==> flow/design.v <==
module memory_controller( CLK_48MHZ,RESET,SDRAM_STATUS,READ_CMD, GEIG_DATA, MAG_DATA, BA_READ,COL_READ, ROW_READ, 
BA_WRITE, COL_WRITE, ROW_WRITE
,NEXT_READ,NEXT_WRITE,DATA_OUT,BA_OUT,COL_OUT,ROW_OUT,CMD_OUT);
input CLK_48MHZ,RESET,SDRAM_STATUS, READ_CMD;
input [79:0] GEIG_DATA;
input [79:0] MAG_DATA;
input [1:0] BA_READ;
input [8:0] COL_READ;
input [12:0] ROW_READ;
input [1:0] BA_WRITE;
input [8:0] COL_WRITE;
input [12:0] ROW_WRITE;
output NEXT_READ, NEXT_WRITE;
output [15:0] DATA_OUT;
output [1:0] BA_OUT;
output [8:0] COL_OUT;
output [12:0] ROW_OUT;
output [1:0] CMD_OUT;
reg [79:0] geig_prev;
reg [79:0] geig_buffer;
parameter new_geig_cmd =2'b01;
parameter num_geig_cycles = 5;
reg [79:0] mag_prev;
reg [79:0] mag_buffer;
parameter new_mag_cmd =2'b10;
parameter num_mag_cycles = 5;
reg [79:0] data_buffer;
reg read_prev;
parameter new_read_cmd = 2'b11;
reg [23:0] read_address;
reg [23:0] write_address;
reg [7:0] schedule;
reg [2:0] num_cycles;
reg [2:0] write_count;
reg busy_hold;
reg next_write;
reg next_read;
reg [1:0] ba_out;
reg [12:0] row_out;
reg [8:0] col_out;
reg [15:0] data_out;
reg [1:0] cmd_out;
assign NEXT_WRITE = next_write;
assign NEXT_READ = next_read;
assign CMD_OUT = cmd_out;
assign BA_OUT = ba_out;
assign ROW_OUT = row_out;
assign COL_OUT = col_out;
assign DATA_OUT = data_out;
always @(posedge CLK_48MHZ or negedge RESET)
begin
if (RESET==1'b0) begin
    schedule = 8'b00000000;
    busy_hold = 1'b0;
    write_count=4'b0000;
    next_write<=0;
    next_read<=0;
    cmd_out<=2'b00;
    num_cycles=0;
    ba_out<=0;
    row_out<=0;
    col_out<=0;
    data_out<=0;
    write_address=0;
    read_address=0;
    mag_prev=80'b0;
    geig_prev=80'b0;
end else begin
write_address = {BA_WRITE,COL_WRITE,ROW_WRITE};
read_address = {BA_READ,COL_READ,ROW_READ};
if ((schedule[1:0] ==2'b00) && (RESET==1'b1)) begin
    schedule=schedule>>2;
end
if ((geig_prev!=GEIG_DATA) && (RESET==1'b1)) begin
    geig_buffer[79:0] = GEIG_DATA;
    geig_prev = GEIG_DATA;
    if (schedule[1:0] == 2'b00) begin
        schedule[1:0] = new_geig_cmd;
    end else if (schedule[3:2] ==2'b00) begin
        schedule[3:2] = new_geig_cmd;
    end else if (schedule[5:4] == 2'b00) begin
        schedule[5:4] = new_geig_cmd;
    end else begin
        schedule[7:6] = new_geig_cmd;
    end
end else begin
    geig_prev= GEIG_DATA;
end
if ((mag_prev!=MAG_DATA) && (RESET==1'b1)) begin
    mag_buffer[79:0] = MAG_DATA;
    mag_prev = MAG_DATA;
    if (schedule[1:0] == 2'b00) begin
        schedule[1:0] = new_mag_cmd;
    end else if (schedule[3:2] ==2'b00) begin
        schedule[3:2] = new_mag_cmd;
    end else if (schedule[5:4] == 2'b00) begin
        schedule[5:4] = new_mag_cmd;
    end else begin
        schedule[7:6] = new_mag_cmd;
    end
end else begin
    mag_prev=MAG_DATA;
end
if ((READ_CMD ==1'b1) && (read_prev ==1'b0) && (RESET==1'b1))begin
    read_prev=READ_CMD;
    if (schedule[1:0] == 2'b00) begin
        schedule[1:0] = new_read_cmd;
    end else if (schedule[3:2] ==2'b00) begin
        schedule[3:2] = new_read_cmd;
    end else if (schedule[5:4] == 2'b00) begin
        schedule[5:4] = new_read_cmd;
    end else begin
        schedule[7:6] = new_read_cmd;
    end
end else begin
    read_prev = READ_CMD;
end
if (((schedule[1:0] == new_geig_cmd) || (schedule[1:0] == new_mag_cmd)) && (RESET==1'b1)) begin
    if ((schedule[1:0] == new_geig_cmd) && (write_count==0)) begin
        num_cycles=num_geig_cycles;
        data_buffer[79:0] = geig_buffer;
    end else if ((schedule[1:0] == new_mag_cmd) && (write_count==0)) begin
        num_cycles = num_mag_cycles;
        data_buffer[79:0]=mag_buffer;
    end
    if (write_count<num_cycles) begin
        if ((SDRAM_STATUS==1'b1) && (busy_hold==1)) begin
            cmd_out<=2'b00;
        end
        if ((busy_hold==1'b1)&&(SDRAM_STATUS==1'b0)) begin
            next_write<=1'b1;
            data_buffer = data_buffer >>16;
            busy_hold=1'b0;
            write_count=write_count+1;
        end else if ((SDRAM_STATUS==1'b0) && (busy_hold==0)) begin
            next_write<=1'b0;
            cmd_out<=2'b10;
            ba_out<=BA_WRITE;
            row_out<=ROW_WRITE;
            col_out<=COL_WRITE;
            data_out<=data_buffer[15:0];
            busy_hold=1'b1;
        end
    end else if (write_count==num_cycles) begin
        write_count=0;
        schedule=schedule>>2;
    end
end else if ((schedule[1:0]==new_read_cmd) && (RESET==1'b1)) begin
    if (read_address == write_address) begin 
        schedule=schedule>>2;
    end else begin
        if ((SDRAM_STATUS==1'b1) && (busy_hold==1)) begin
            cmd_out<=2'b00;
        end    
        if ((SDRAM_STATUS==1'b0) && (busy_hold==1)) begin
            next_read<=1'b1;
            busy_hold=0;
            schedule=schedule>>2;
        end else if ((SDRAM_STATUS==1'b0) && (busy_hold==0)) begin
            next_read<=1'b0;
            cmd_out<=2'b01;
            ba_out<=BA_READ;
            row_out<=ROW_READ;
            col_out<=COL_READ;
            busy_hold=1'b1;
        end
    end
end
end  
end
endmodule
module sdram_interface(CLK_48MHZ,RESET,TIMESTAMP,A_IN_BANK,A_IN_COL,A_IN_ROW,D_IN,CMD_IN,
SDRAM_DQ_IN,SDRAM_DQ_OUT,SDRAM_DQ_OE,
SDRAM_A0,SDRAM_A1,SDRAM_A2,SDRAM_A3,SDRAM_A4,SDRAM_A5,SDRAM_A6,SDRAM_A7,SDRAM_A8,SDRAM_A9,SDRAM_A10,SDRAM_A11,
SDRAM_A12,
SDRAM_CLK_EN,SDRAM_BA0,SDRAM_BA1,SDRAM_CKE,SDRAM_CS,SDRAM_RAS,SDRAM_CAS,SDRAM_WE,SDRAM_DQML,SDRAM_DQMU,
STATUS,DATA_READ);
parameter t_rc = 4;  
parameter t_ras = 3;  
parameter t_rcd= 1;  
parameter t_rp = 2;  
parameter t_dpl = 1;  
parameter t_rrd =1;  
parameter t_ref = 1;  
input CLK_48MHZ;
input RESET;
input [23:0] TIMESTAMP;
input [1:0] CMD_IN;  
input [1:0] A_IN_BANK;
input [8:0] A_IN_COL;
input [12:0] A_IN_ROW;
input [15:0] D_IN;
input [15:0] SDRAM_DQ_IN;
output [15:0] SDRAM_DQ_OUT;
output SDRAM_DQ_OE;
output SDRAM_A0,SDRAM_A1,SDRAM_A2,SDRAM_A3,SDRAM_A4,SDRAM_A5,SDRAM_A6,SDRAM_A7,SDRAM_A8,SDRAM_A9,SDRAM_A10,
SDRAM_A11,SDRAM_A12,
SDRAM_CLK_EN,SDRAM_BA0,SDRAM_BA1,SDRAM_CKE,SDRAM_CS,SDRAM_RAS,SDRAM_CAS,SDRAM_WE,SDRAM_DQML,SDRAM_DQMU;
output STATUS;
output [15:0] DATA_READ;
reg busy;
assign STATUS=busy;
reg [15:0] dout;  
reg weVAL;  
assign SDRAM_DQ_OUT = dout;
assign SDRAM_DQ_OE = weVAL;
reg [15:0] dread;  
assign DATA_READ[0] = dread[0];
assign DATA_READ[1] = dread[1];
assign DATA_READ[2] = dread[2];
assign DATA_READ[3] = dread[3];
assign DATA_READ[4] = dread[4];
assign DATA_READ[5] = dread[5];
assign DATA_READ[6] = dread[6];
assign DATA_READ[7] = dread[7];
assign DATA_READ[8] = dread[8];
assign DATA_READ[9] = dread[9];
assign DATA_READ[10] = dread[10];
assign DATA_READ[11] = dread[11];
assign DATA_READ[12] = dread[12];
assign DATA_READ[13] = dread[13];
assign DATA_READ[14] = dread[14];
assign DATA_READ[15] = dread[15];
reg [12:0] address;
assign SDRAM_A0 = address[0];
assign SDRAM_A1 = address[1];
assign SDRAM_A2 = address[2];
assign SDRAM_A3 = address[3];
assign SDRAM_A4 = address[4];
assign SDRAM_A5 = address[5];
assign SDRAM_A6 = address[6];
assign SDRAM_A7 = address[7];
assign SDRAM_A8 = address[8];
assign SDRAM_A9 = address[9];
assign SDRAM_A10 = address[10];
assign SDRAM_A11 = address[11];
assign SDRAM_A12 = address[12];
reg pwr_up_hold;
reg pwr_stabalize;
reg [3:0] init_counter;
reg [23:0] ts_delay;
assign SDRAM_CLK_EN = pwr_stabalize;  
reg cke;
reg cs;
reg ras;
reg cas;
reg we;
reg ba0;
reg ba1;
reg dqmu;
reg dqml;
assign SDRAM_CKE = cke;
assign SDRAM_CS =  cs;
assign SDRAM_RAS=  ras;
assign SDRAM_CAS=  cas;
assign SDRAM_WE=   we;
assign SDRAM_BA0=  ba0;
assign SDRAM_BA1=  ba1;
assign SDRAM_DQMU= dqmu;
assign SDRAM_DQML= dqml;
reg write_cycle;
reg write_exit;
reg [3:0] write_counter;
reg read_cycle;
reg [3:0] read_counter;
reg read_exit;
reg idle_cycle;
always @(negedge CLK_48MHZ or negedge RESET)
begin
if (RESET==1'b0) begin
    weVAL<=1'b0;
    pwr_up_hold=1'b1;
    busy=1'b1;
    pwr_stabalize=1'b0;
    init_counter=4'b0;
    write_cycle=1'b0;
    write_exit=1'b0;
    write_counter=4'b0;
    read_cycle=1'b0;
    read_counter=4'b0;
    read_exit=1'b0;
    idle_cycle=1'b0;
    dout<=0;
    address=0;
    dread<=0;
    ts_delay=0;
    cke<=1'b0;
    cs<=1'b0;
    ras<=1'b0;
    cas<=1'b0;
    we<=1'b0;
    ba0<=1'b0;
    ba1<=1'b0;
    dqmu<=1'b0;
    dqml<=1'b0;
end else begin
    if (busy==0) begin
        if (CMD_IN==2) begin
            write_cycle=1;
            write_exit=0;
        end else if (CMD_IN==1) begin
            read_cycle=1;
            read_exit=0;
        end else begin
            idle_cycle=1;
        end
    end
    if (write_cycle==1) begin
        if (write_counter==t_rc+t_ras+2) begin
            cke<=0;
            cs<=0;
            ras<=0;
            cas<=0;
            we<=1;
            address=13'b0;
            busy=0;
            write_cycle=0;
            write_counter=0;
            write_exit=1;
        end
        if ((write_counter>t_rc+t_ras) && (write_counter<t_rc+t_ras+2)) begin
            cke<=1;
            cs<=0;
            ras<=1;
            cas<=1;
            we<=1;
            dqml<=1;
            dqmu<=1;
            weVAL<=0;
            address=13'b0;
            write_counter=write_counter+1;
        end
        if (write_counter==t_rc+t_ras) begin
            cke<=1;
            cs<=0;
            ras<=1;
            cas<=0;
            we<=0;
            address[8:0] = A_IN_COL;
            address[10] =1;
            weVAL<=1;
            dout<=D_IN;  
            write_counter=write_counter+1;
        end
        if ((write_counter>t_rc) && (write_counter<t_rc+t_ras)) begin
            cke<=1;
            cs<=0;
            ras<=1;
            cas<=1;
            we<=1;
            address=13'b0;
            write_counter=write_counter+1;
        end
        if (write_counter==t_rc) begin
            cke<=1;
            cs<=0;
            ras<=0;
            cas<=1;
            we<=1;
            dqmu<=0;
            dqml<=0;
            ba0<=A_IN_BANK[0];
            ba1<=A_IN_BANK[1];
            address=A_IN_ROW;
            write_counter=write_counter+1;
        end
        if ((write_counter>0) && (write_counter<t_rc)) begin
            cke<=1;
            cs<=0;
            ras<=1;
            cas<=1;
            we<=1;
            address=13'b0;
            write_counter=write_counter+1;
        end
        if ((write_counter==0) && (write_exit==0)) begin
            cke<=1;
            cs<=0;
            ras<=1;
            cas<=1;
            we<=1;
            busy=1;
            write_counter=write_counter+1;
        end
    end
    if (read_cycle==1) begin
        if (read_counter==t_rc+t_ras+5) begin
            cke<=0;
            cs<=0;
            ras<=0;
            cas<=0;
            we<=1;
            address=13'b0;
            busy=0;
            read_cycle=0;
            read_counter=0;
            read_exit=1;
        end
        if (read_counter==t_rc+t_ras+4) begin
            cke<=1;
            cs<=0;
            ras<=1;
            cas<=1;
            we<=1;
            dqmu<=1;
            dqml<=1;
            address=13'b0;
            read_counter=read_counter+1;
        end
        if (read_counter==t_rc+t_ras+3) begin
            cke<=1;
            cs<=0;
            ras<=1;
            cas<=1;
            we<=1;
            dread<=SDRAM_DQ_IN;
            address=13'b0;
            read_counter=read_counter+1;
        end
        if ((read_counter>t_rc+t_ras) && (read_counter<t_rc+t_ras+3)) begin
            cke<=1;
            cs<=0;
            ras<=1;
            cas<=1;
            we<=1;
            address=13'b0;
            read_counter=read_counter+1;
        end
        if (read_counter==t_rc+t_ras) begin
            cke<=1;
            cs<=0;
            ras<=1;
            cas<=0;
            we<=1;
            address[8:0] = A_IN_COL;
            address[10] =1; 
            dread<= 16'b0;
            read_counter=read_counter+1;
        end
        if ((read_counter>t_rc) && (read_counter<t_rc+t_ras)) begin
            cke<=1;
            cs<=0;
            ras<=1;
            cas<=1;
            we<=1;
            address=13'b0;
            read_counter=read_counter+1;
        end
        if (read_counter==t_rc) begin
            cke<=1;
            cs<=0;
            ras<=0;
            cas<=1;
            we<=1;
            dqmu<=0;
            dqml<=0;
            ba0<=A_IN_BANK[0];
            ba1<=A_IN_BANK[1];
            address=A_IN_ROW;
            read_counter=read_counter+1;
        end
        if ((read_counter>0) && (read_counter<t_rc)) begin
            cke<=1;
            cs<=0;
            ras<=1;
            cas<=1;
            we<=1;
            address=13'b0;
            read_counter=read_counter+1;
        end
        if ((read_counter==0) && (read_exit==0)) begin
            cke<=1;
            cs<=0;
            ras<=1;
            cas<=1;
            we<=1;
            busy=1;
            read_counter=read_counter+1;
        end
    end
    if (pwr_up_hold==1'b1) begin
        if (TIMESTAMP < 2) begin
            cke<=1'b0;
            cs<=1'b0;
            dqml<=1'b0;
            dqmu<=1'b0;
            dout<=16'b0;
            busy=1;
        end else if ((TIMESTAMP>=2)&&(TIMESTAMP<4)) begin
            pwr_stabalize=1'b1;
            cke<=1'b1;
            dqml<=1'b1;
            dqmu<=1'b1;
        end else if (TIMESTAMP>=4) begin  
            if (init_counter==t_rp+1+t_rc+1+1) begin
                cke<=0;
                cs<=0;
                ras<=0;
                cas<=0;
                we<=1;
                address=13'b0;
                pwr_up_hold=1'b0;  
                busy=0;
            end
            if (init_counter==t_rp+1+t_rc+1) begin
                cke<=1;
                cs<=0;
                ras<=1;
                cas<=1;
                we<=1;
                address=13'b0;
                init_counter=init_counter+1;
            end
            if (init_counter==t_rp+1+t_rc) begin
                cke<=1;
                cs<=0;
                ras<=0;
                cas<=0;
                we<=0;
                ba1<=0;
                ba0<=1;
                address=13'b0001000100000;
                init_counter=init_counter+1;
            end
            if ((init_counter>t_rp+1) && (init_counter<t_rp+1+t_rc)) begin
                cke<=1;
                cs<=0;
                ras<=1;
                cas<=1;
                we<=1;
                address=13'b0;
                init_counter=init_counter+1;
            end
            if ((init_counter==t_rp+1) && (TIMESTAMP==ts_delay)) begin
                cke<=1;
                cs<=0;
                ras<=1;
                cas<=1;
                we<=1;
                init_counter=init_counter+1;
            end
            if ((init_counter==t_rp+1) && (TIMESTAMP!=ts_delay)) begin
                cke<=0;
                cs<=0;
                ras<=1;
                cas<=1;
                we<=1;
                address=13'b0;
            end
            if (init_counter==t_rp) begin
                cke<=0;
                cs<=0;
                ras<=0;
                cas<=0;
                we<=1;
                address=13'b0;
                init_counter=init_counter+1;
                ts_delay=TIMESTAMP+1;
            end
            if ((init_counter>0) && (init_counter<t_rp)) begin
                cke<=1;
                cs<=0;
                ras<=1;
                cas<=1;
                we<=1;
                address=13'b0;
                init_counter=init_counter+1;
            end
            if (init_counter==0) begin
                cke<=1;
                cs<=0;
                ras<=0;
                cas<=1;
                we<=0;
                address[10]=1;
                init_counter=init_counter+1;
            end
        end
    end
end  
end
endmodule
module read_buffer( CLK_48MHZ,RESET,NEXT_BYTE,DATA_READ,ROW_WRITE,READ_CMD,BYTE_OUT);
input CLK_48MHZ, RESET, NEXT_BYTE;
input [15:0] DATA_READ;
input [12:0] ROW_WRITE;
output READ_CMD;
output [7:0] BYTE_OUT;
reg read_cmd;
reg [1:0] init_stage;
reg [8:0] init_wait;
reg [7:0] byte_out;
reg [1:0] position;
reg next_byte_prev;
reg [15:0] buffer_a;
reg [15:0] buffer_b;
assign BYTE_OUT = byte_out;
assign READ_CMD = read_cmd;
always @(posedge CLK_48MHZ or negedge RESET) begin
    if (RESET==1'b0) begin
        read_cmd<=1'b0;
        position<= 2'b00;
        byte_out<=8'b0;
        next_byte_prev<=1'b0;
        init_stage=1;
        init_wait=0;
        buffer_a<=0;
        buffer_b<=0;
    end else begin
        next_byte_prev<=NEXT_BYTE;
        if ((NEXT_BYTE==1'b1) && (next_byte_prev==1'b0) && (init_stage==0)) begin
            if (position==2'b00) begin
                byte_out<=buffer_a[7:0];
                position<=position+1;
            end else if (position==2'b01) begin
                byte_out<=buffer_a[15:8];
                position<=position+1;
            end else if (position==2'b10) begin
                byte_out<=buffer_b[7:0];
                position<=position+1;
            end else begin
                byte_out<=buffer_b[15:8];
                position<=2'b00;
            end
        end
        if ((init_stage==1) && (ROW_WRITE>=13'b0000000000011)) begin
            read_cmd<=1'b1;
            init_stage=2;
        end
        if (init_stage==2) begin
            if (init_wait<300) begin
                buffer_a<=DATA_READ;
                init_wait=init_wait+1;
            end else if ((init_wait>=300) && (init_wait<400)) begin
                read_cmd<=1'b0;
                init_wait=init_wait+1;
            end else if (init_wait>=400) begin
                read_cmd<=1'b1;
                init_wait=0;
                init_stage=0;
            end 
        end
        if ((position==2'b00) && (init_stage==0)) begin
            read_cmd<=1'b1;
        end
        if ((position==2'b01) && (init_stage==0)) begin
            read_cmd<=1'b0;
            buffer_b<=DATA_READ;
        end
        if ((position==2'b10) && (init_stage==0)) begin
            read_cmd<=1'b1;
        end
        if ((position==2'b11) && (init_stage==0)) begin
            buffer_a<=DATA_READ;
            read_cmd<=1'b0;
        end
    end
end
endmodule
module write_address_traversal( CLK,RESET,NEXT, BA_WRITE_OUT, ROW_WRITE_OUT,COL_WRITE_OUT );
input CLK, NEXT, RESET;
output [1:0] BA_WRITE_OUT;
output [8:0] COL_WRITE_OUT;
output [12:0] ROW_WRITE_OUT;
reg [23:0] current_count;
reg next_prev;  
assign BA_WRITE_OUT = current_count[23:22];
assign COL_WRITE_OUT = current_count[21:13];
assign ROW_WRITE_OUT = current_count[12:0];
always @(negedge CLK or negedge RESET)
begin
if (RESET==1'b0) begin
    current_count=24'b0;
    next_prev=1'b0;
end else begin
    if (NEXT && !next_prev) begin
    if (current_count == 24'b111111111111111111111111) begin
        current_count = 24'b0;
    end else begin
        current_count = current_count+1;
    end
end
    next_prev = NEXT;
end
end
endmodule
module read_address_traversal( CLK,NEXT,RESET, BA_READ_OUT, ROW_READ_OUT,COL_READ_OUT );
input CLK,NEXT,RESET;
output [1:0] BA_READ_OUT;
output [8:0] COL_READ_OUT;
output [12:0] ROW_READ_OUT;
reg [23:0] current_count;
reg next_prev;  
assign BA_READ_OUT = current_count[23:22];
assign COL_READ_OUT = current_count[21:13];
assign ROW_READ_OUT = current_count[12:0];
always @(negedge CLK or negedge RESET)
begin
if (RESET==1'b0) begin
    current_count=24'b0;
    next_prev=1'b0;
end else begin
    if (NEXT && !next_prev) begin
    if (current_count == 24'b111111111111111111111111) begin
        current_count = 24'b0;
    end else begin
        current_count = current_count+1;
    end
    end
    next_prev = NEXT;
    end
end
endmodule
module sdram_logger (
    input         clk,           
    input         rst_n,         
    input  [23:0] timestamp,     
    input  [79:0] geig_data,     
    input  [79:0] mag_data,      
    input         next_byte,     
    input  [15:0] sdram_dq_in,   
    output [15:0] sdram_dq_out,  
    output        sdram_dq_oe,   
    output [12:0] sdram_a,
    output [1:0]  sdram_ba,
    output        sdram_clk_en,
    output        sdram_cke,
    output        sdram_cs,
    output        sdram_ras,
    output        sdram_cas,
    output        sdram_we,
    output        sdram_dqml,
    output        sdram_dqmu,
    output [7:0]  byte_out       
);
wire        sdram_status;
wire [15:0] data_read;
wire        next_read, next_write, read_cmd;
wire [15:0] mc_data_out;
wire [1:0]  mc_ba_out, mc_cmd_out;
wire [8:0]  mc_col_out;
wire [12:0] mc_row_out;
wire [1:0]  ba_read, ba_write;
wire [8:0]  col_read, col_write;
wire [12:0] row_read, row_write;
memory_controller memory_controller_0(
    .CLK_48MHZ    ( clk ),
    .RESET        ( rst_n ),
    .SDRAM_STATUS ( sdram_status ),
    .READ_CMD     ( read_cmd ),
    .GEIG_DATA    ( geig_data ),
    .MAG_DATA     ( mag_data ),
    .BA_READ      ( ba_read ),
    .COL_READ     ( col_read ),
    .ROW_READ     ( row_read ),
    .BA_WRITE     ( ba_write ),
    .COL_WRITE    ( col_write ),
    .ROW_WRITE    ( row_write ),
    .NEXT_READ    ( next_read ),
    .NEXT_WRITE   ( next_write ),
    .DATA_OUT     ( mc_data_out ),
    .BA_OUT       ( mc_ba_out ),
    .COL_OUT      ( mc_col_out ),
    .ROW_OUT      ( mc_row_out ),
    .CMD_OUT      ( mc_cmd_out )
);
read_address_traversal read_address_traversal_0(
    .CLK          ( clk ),
    .NEXT         ( next_read ),
    .RESET        ( rst_n ),
    .BA_READ_OUT  ( ba_read ),
    .ROW_READ_OUT ( row_read ),
    .COL_READ_OUT ( col_read )
);
write_address_traversal write_address_traversal_0(
    .CLK           ( clk ),
    .RESET         ( rst_n ),
    .NEXT          ( next_write ),
    .BA_WRITE_OUT  ( ba_write ),
    .ROW_WRITE_OUT ( row_write ),
    .COL_WRITE_OUT ( col_write )
);
read_buffer read_buffer_0(
    .CLK_48MHZ ( clk ),
    .RESET     ( rst_n ),
    .NEXT_BYTE ( next_byte ),
    .DATA_READ ( data_read ),
    .ROW_WRITE ( row_write ),
    .READ_CMD  ( read_cmd ),
    .BYTE_OUT  ( byte_out )
);
sdram_interface sdram_interface_0(
    .CLK_48MHZ    ( clk ),
    .RESET        ( rst_n ),
    .TIMESTAMP    ( timestamp ),
    .A_IN_BANK    ( mc_ba_out ),
    .A_IN_COL     ( mc_col_out ),
    .A_IN_ROW     ( mc_row_out ),
    .D_IN         ( mc_data_out ),
    .CMD_IN       ( mc_cmd_out ),
    .SDRAM_DQ_IN  ( sdram_dq_in ),
    .SDRAM_DQ_OUT ( sdram_dq_out ),
    .SDRAM_DQ_OE  ( sdram_dq_oe ),
    .SDRAM_A0  ( sdram_a[0] ),  .SDRAM_A1  ( sdram_a[1] ),  .SDRAM_A2  ( sdram_a[2] ),
    .SDRAM_A3  ( sdram_a[3] ),  .SDRAM_A4  ( sdram_a[4] ),  .SDRAM_A5  ( sdram_a[5] ),
    .SDRAM_A6  ( sdram_a[6] ),  .SDRAM_A7  ( sdram_a[7] ),  .SDRAM_A8  ( sdram_a[8] ),
    .SDRAM_A9  ( sdram_a[9] ),  .SDRAM_A10 ( sdram_a[10] ), .SDRAM_A11 ( sdram_a[11] ),
    .SDRAM_A12 ( sdram_a[12] ),
    .SDRAM_CLK_EN ( sdram_clk_en ),
    .SDRAM_BA0    ( sdram_ba[0] ),
    .SDRAM_BA1    ( sdram_ba[1] ),
    .SDRAM_CKE    ( sdram_cke ),
    .SDRAM_CS     ( sdram_cs ),
    .SDRAM_RAS    ( sdram_ras ),
    .SDRAM_CAS    ( sdram_cas ),
    .SDRAM_WE     ( sdram_we ),
    .SDRAM_DQML   ( sdram_dqml ),
    .SDRAM_DQMU   ( sdram_dqmu ),
    .STATUS       ( sdram_status ),
    .DATA_READ    ( data_read )
);
endmodule
# == Step by step through the tools: sdram_logger ==
# Tool output for the design above, in the order of the flow.
# Lines are those of the file above, counted from 1.
# Operators carry their Yosys type and port widths (W data, S select, Z words).
# Library cell names are shortened.
# The mark n/a stands for no value.
# setup
top,sdram_logger
clock_port,clk
cell_library,sky130hd
lib_corner,tt_025C_1v80

# == Elaborated design ==
# Yosys after proc, flatten, opt, wreduce and memory -nomap, before mapping. Memory bits, and registers merged into a memory's read port (data or address), are not among the register bits. Print and check cells are not counted. Equal cells are merged and count once.
# bits
reg_bits,663
inputBits,203
output_inout_bits,48
elab_cells,667
# op_classes
addsub,27
n_cmp,26
n_eq,35
muxes,438
bitwise,11
n_reduce_logical,77
# op_table
cell,n
$mux W80,6
$mux W13,33
$mux W4,64
$mux W1,250
$ne A80 B80 Y1,2
$mux W16,9
$mux W9,13
$mux W8,13
$add A4 B1 Y4 const B,21
$mux W2,38
$add A24 B1 Y24 const B,3
$eq A24 B24 Y1,2
$eq A24 B24 Y1 const B,2
$mux W24,2
$logic_and A1 B1 Y1,35
$logic_not A2 Y1,13
$ge A24 B2 Y1 const B,1
$lt A24 B2 Y1 const B,1
$ne A24 B24 Y1,1
$ge A24 B3 Y1 const B,1
$lt A24 B3 Y1 const B,1
$eq A4 B4 Y1 const B,6
$lt A4 B3 Y1 const B,5
$eq A4 B3 Y1 const B,5
$ge A9 B9 Y1 const B,2
$lt A9 B9 Y1 const B,2
$mux W6,3
$mux W3,6
# Other operator kinds: 28; their cells: 74.

# == Longest topological paths ==
# Yosys ltp: most cells in a row. Word level: on the elaborated netlist, between registers, memories and ports. Mapped: between sequential cells and ports; inverters and the memories' decode and read muxes count.
# logic_depth
depth_word,49
ABC_AREA,0
mapped_depth,35
depth_no_buf,34

# == Netlist ==
# Yosys stat after the flow's synthesis: flattened, memories mapped to cells. It holds for the ABC_AREA given above (unset counts as 0); a run with the other value may have another netlist.
# The area totals of this step are shown rounded.
# by_type
cell,n,type_area_um2
edfxtp_1,241,7.24E+03
dfrtp_1,272,6.81E+03
dfrtn_1,146,3.65E+03
xnor2_1,199,1.74E+03
o21ai_0,288,1.44E+03
mux2_2,116,1.31E+03
mux2i_1,109,1.09E+03
nand2_1,268,1.01E+03
nor2_1,201,754.474
xor2_1,83,726.947
a21oi_1,137,685.658
ha_1,45,563.04
clkbuf_1,134,502.982
inv_1,127,476.707
nand4_1,69,431.664
o21ba_2,34,340.326
o211ai_1,40,300.288
o22a_1,33,289.027
# Not listed: further types 80, cells in them 563.
# mapped
mapped_cells,3105
synth_area_mm2,0.0335
seqArea_mm2,0.0178
ffs,662
buf_cells,191
# By module: a second synthesis without flattening, with its own total; a netlist apart from the flattened one above.
# unflattened
cells_unflattened,3046
area_unflattened_mm2,0.0332
# Each row is one instance without its submodules.
# by_module
module,n_inst,cells,area_mm2,mod_seq_area_mm2
memory_controller,1,1670,0.0208,0.0127
sdram_interface,1,897,0.00715,0.00245
read_buffer,1,238,0.00276,0.0014
read_address_traversal,1,122,0.00125,0.000626
write_address_traversal,1,119,0.00121,0.000626
sdram_logger,1,0,0,0

# Stored flow runs of sdram_logger (5 of them; Yosys, OpenROAD, sky130hd). They differ in their settings and are not a sequence. Constraints: input delay and output delay 20% of the set period each, output load 0.01 pF.
# By "power_uw" is meant OpenSTA's value without simulated activity: inputs other than the clock are taken to toggle once in ten clock periods, and the tool carries that through the logic.
# The results are shown rounded.
# Among the settings, . means not set for that run.
setting or result,flow run A,flow run B,flow run C,flow run D,flow run E
CORE_UTILIZATION,40,40,40,40,40
period_ns,21.4,13.1,14.0,7.76,12.9
CAP_MARGIN,20,20,15,5,15
CORE_MARGIN,2,2,2,5,9
SLEW_MARGIN,20,20,20,10,20
SETUP_SLACK_MARGIN,.,3.61,4.07,1.56,.
CELL_PAD_IN_SITES_DETAIL_PLACEMENT,.,.,2,1,0
CELL_PAD_IN_SITES_GLOBAL_PLACEMENT,.,.,3,0,1
CORE_ASPECT_RATIO,.,.,1.51,0.92,1.51
GPL_ROUTABILITY_DRIVEN,.,.,0,0,0
GPL_TIMING_DRIVEN,.,.,0,.,0
TNS_END_PERCENT,.,.,50,40,50
ABC_AREA,.,.,.,0,.
CTS_CLUSTER_SIZE,.,.,.,87,17
MAX_ROUTING_LAYER,.,.,.,met4,met4
MIN_ROUTING_LAYER,.,.,.,met1,met2
PLACE_DENSITY,.,.,.,0.47,.
PLACE_DENSITY_LB_ADDON,.,.,.,.,0.28
yosys_chip_area_mm2,0.0335,0.0335,0.0335,0.0335,0.0335
power_uw,3090,5100,4740,8590,5130
fin_hold_ws_ns,0.423,0.447,0.462,0.447,0.409
layout_utilization_frac,0.473,0.487,0.501,0.512,0.484
setup_worst_slack_ns,3.09,1.71,1.69,-0.223,0.274
die_area_mm2,0.086,0.086,0.0861,0.0896,0.0946
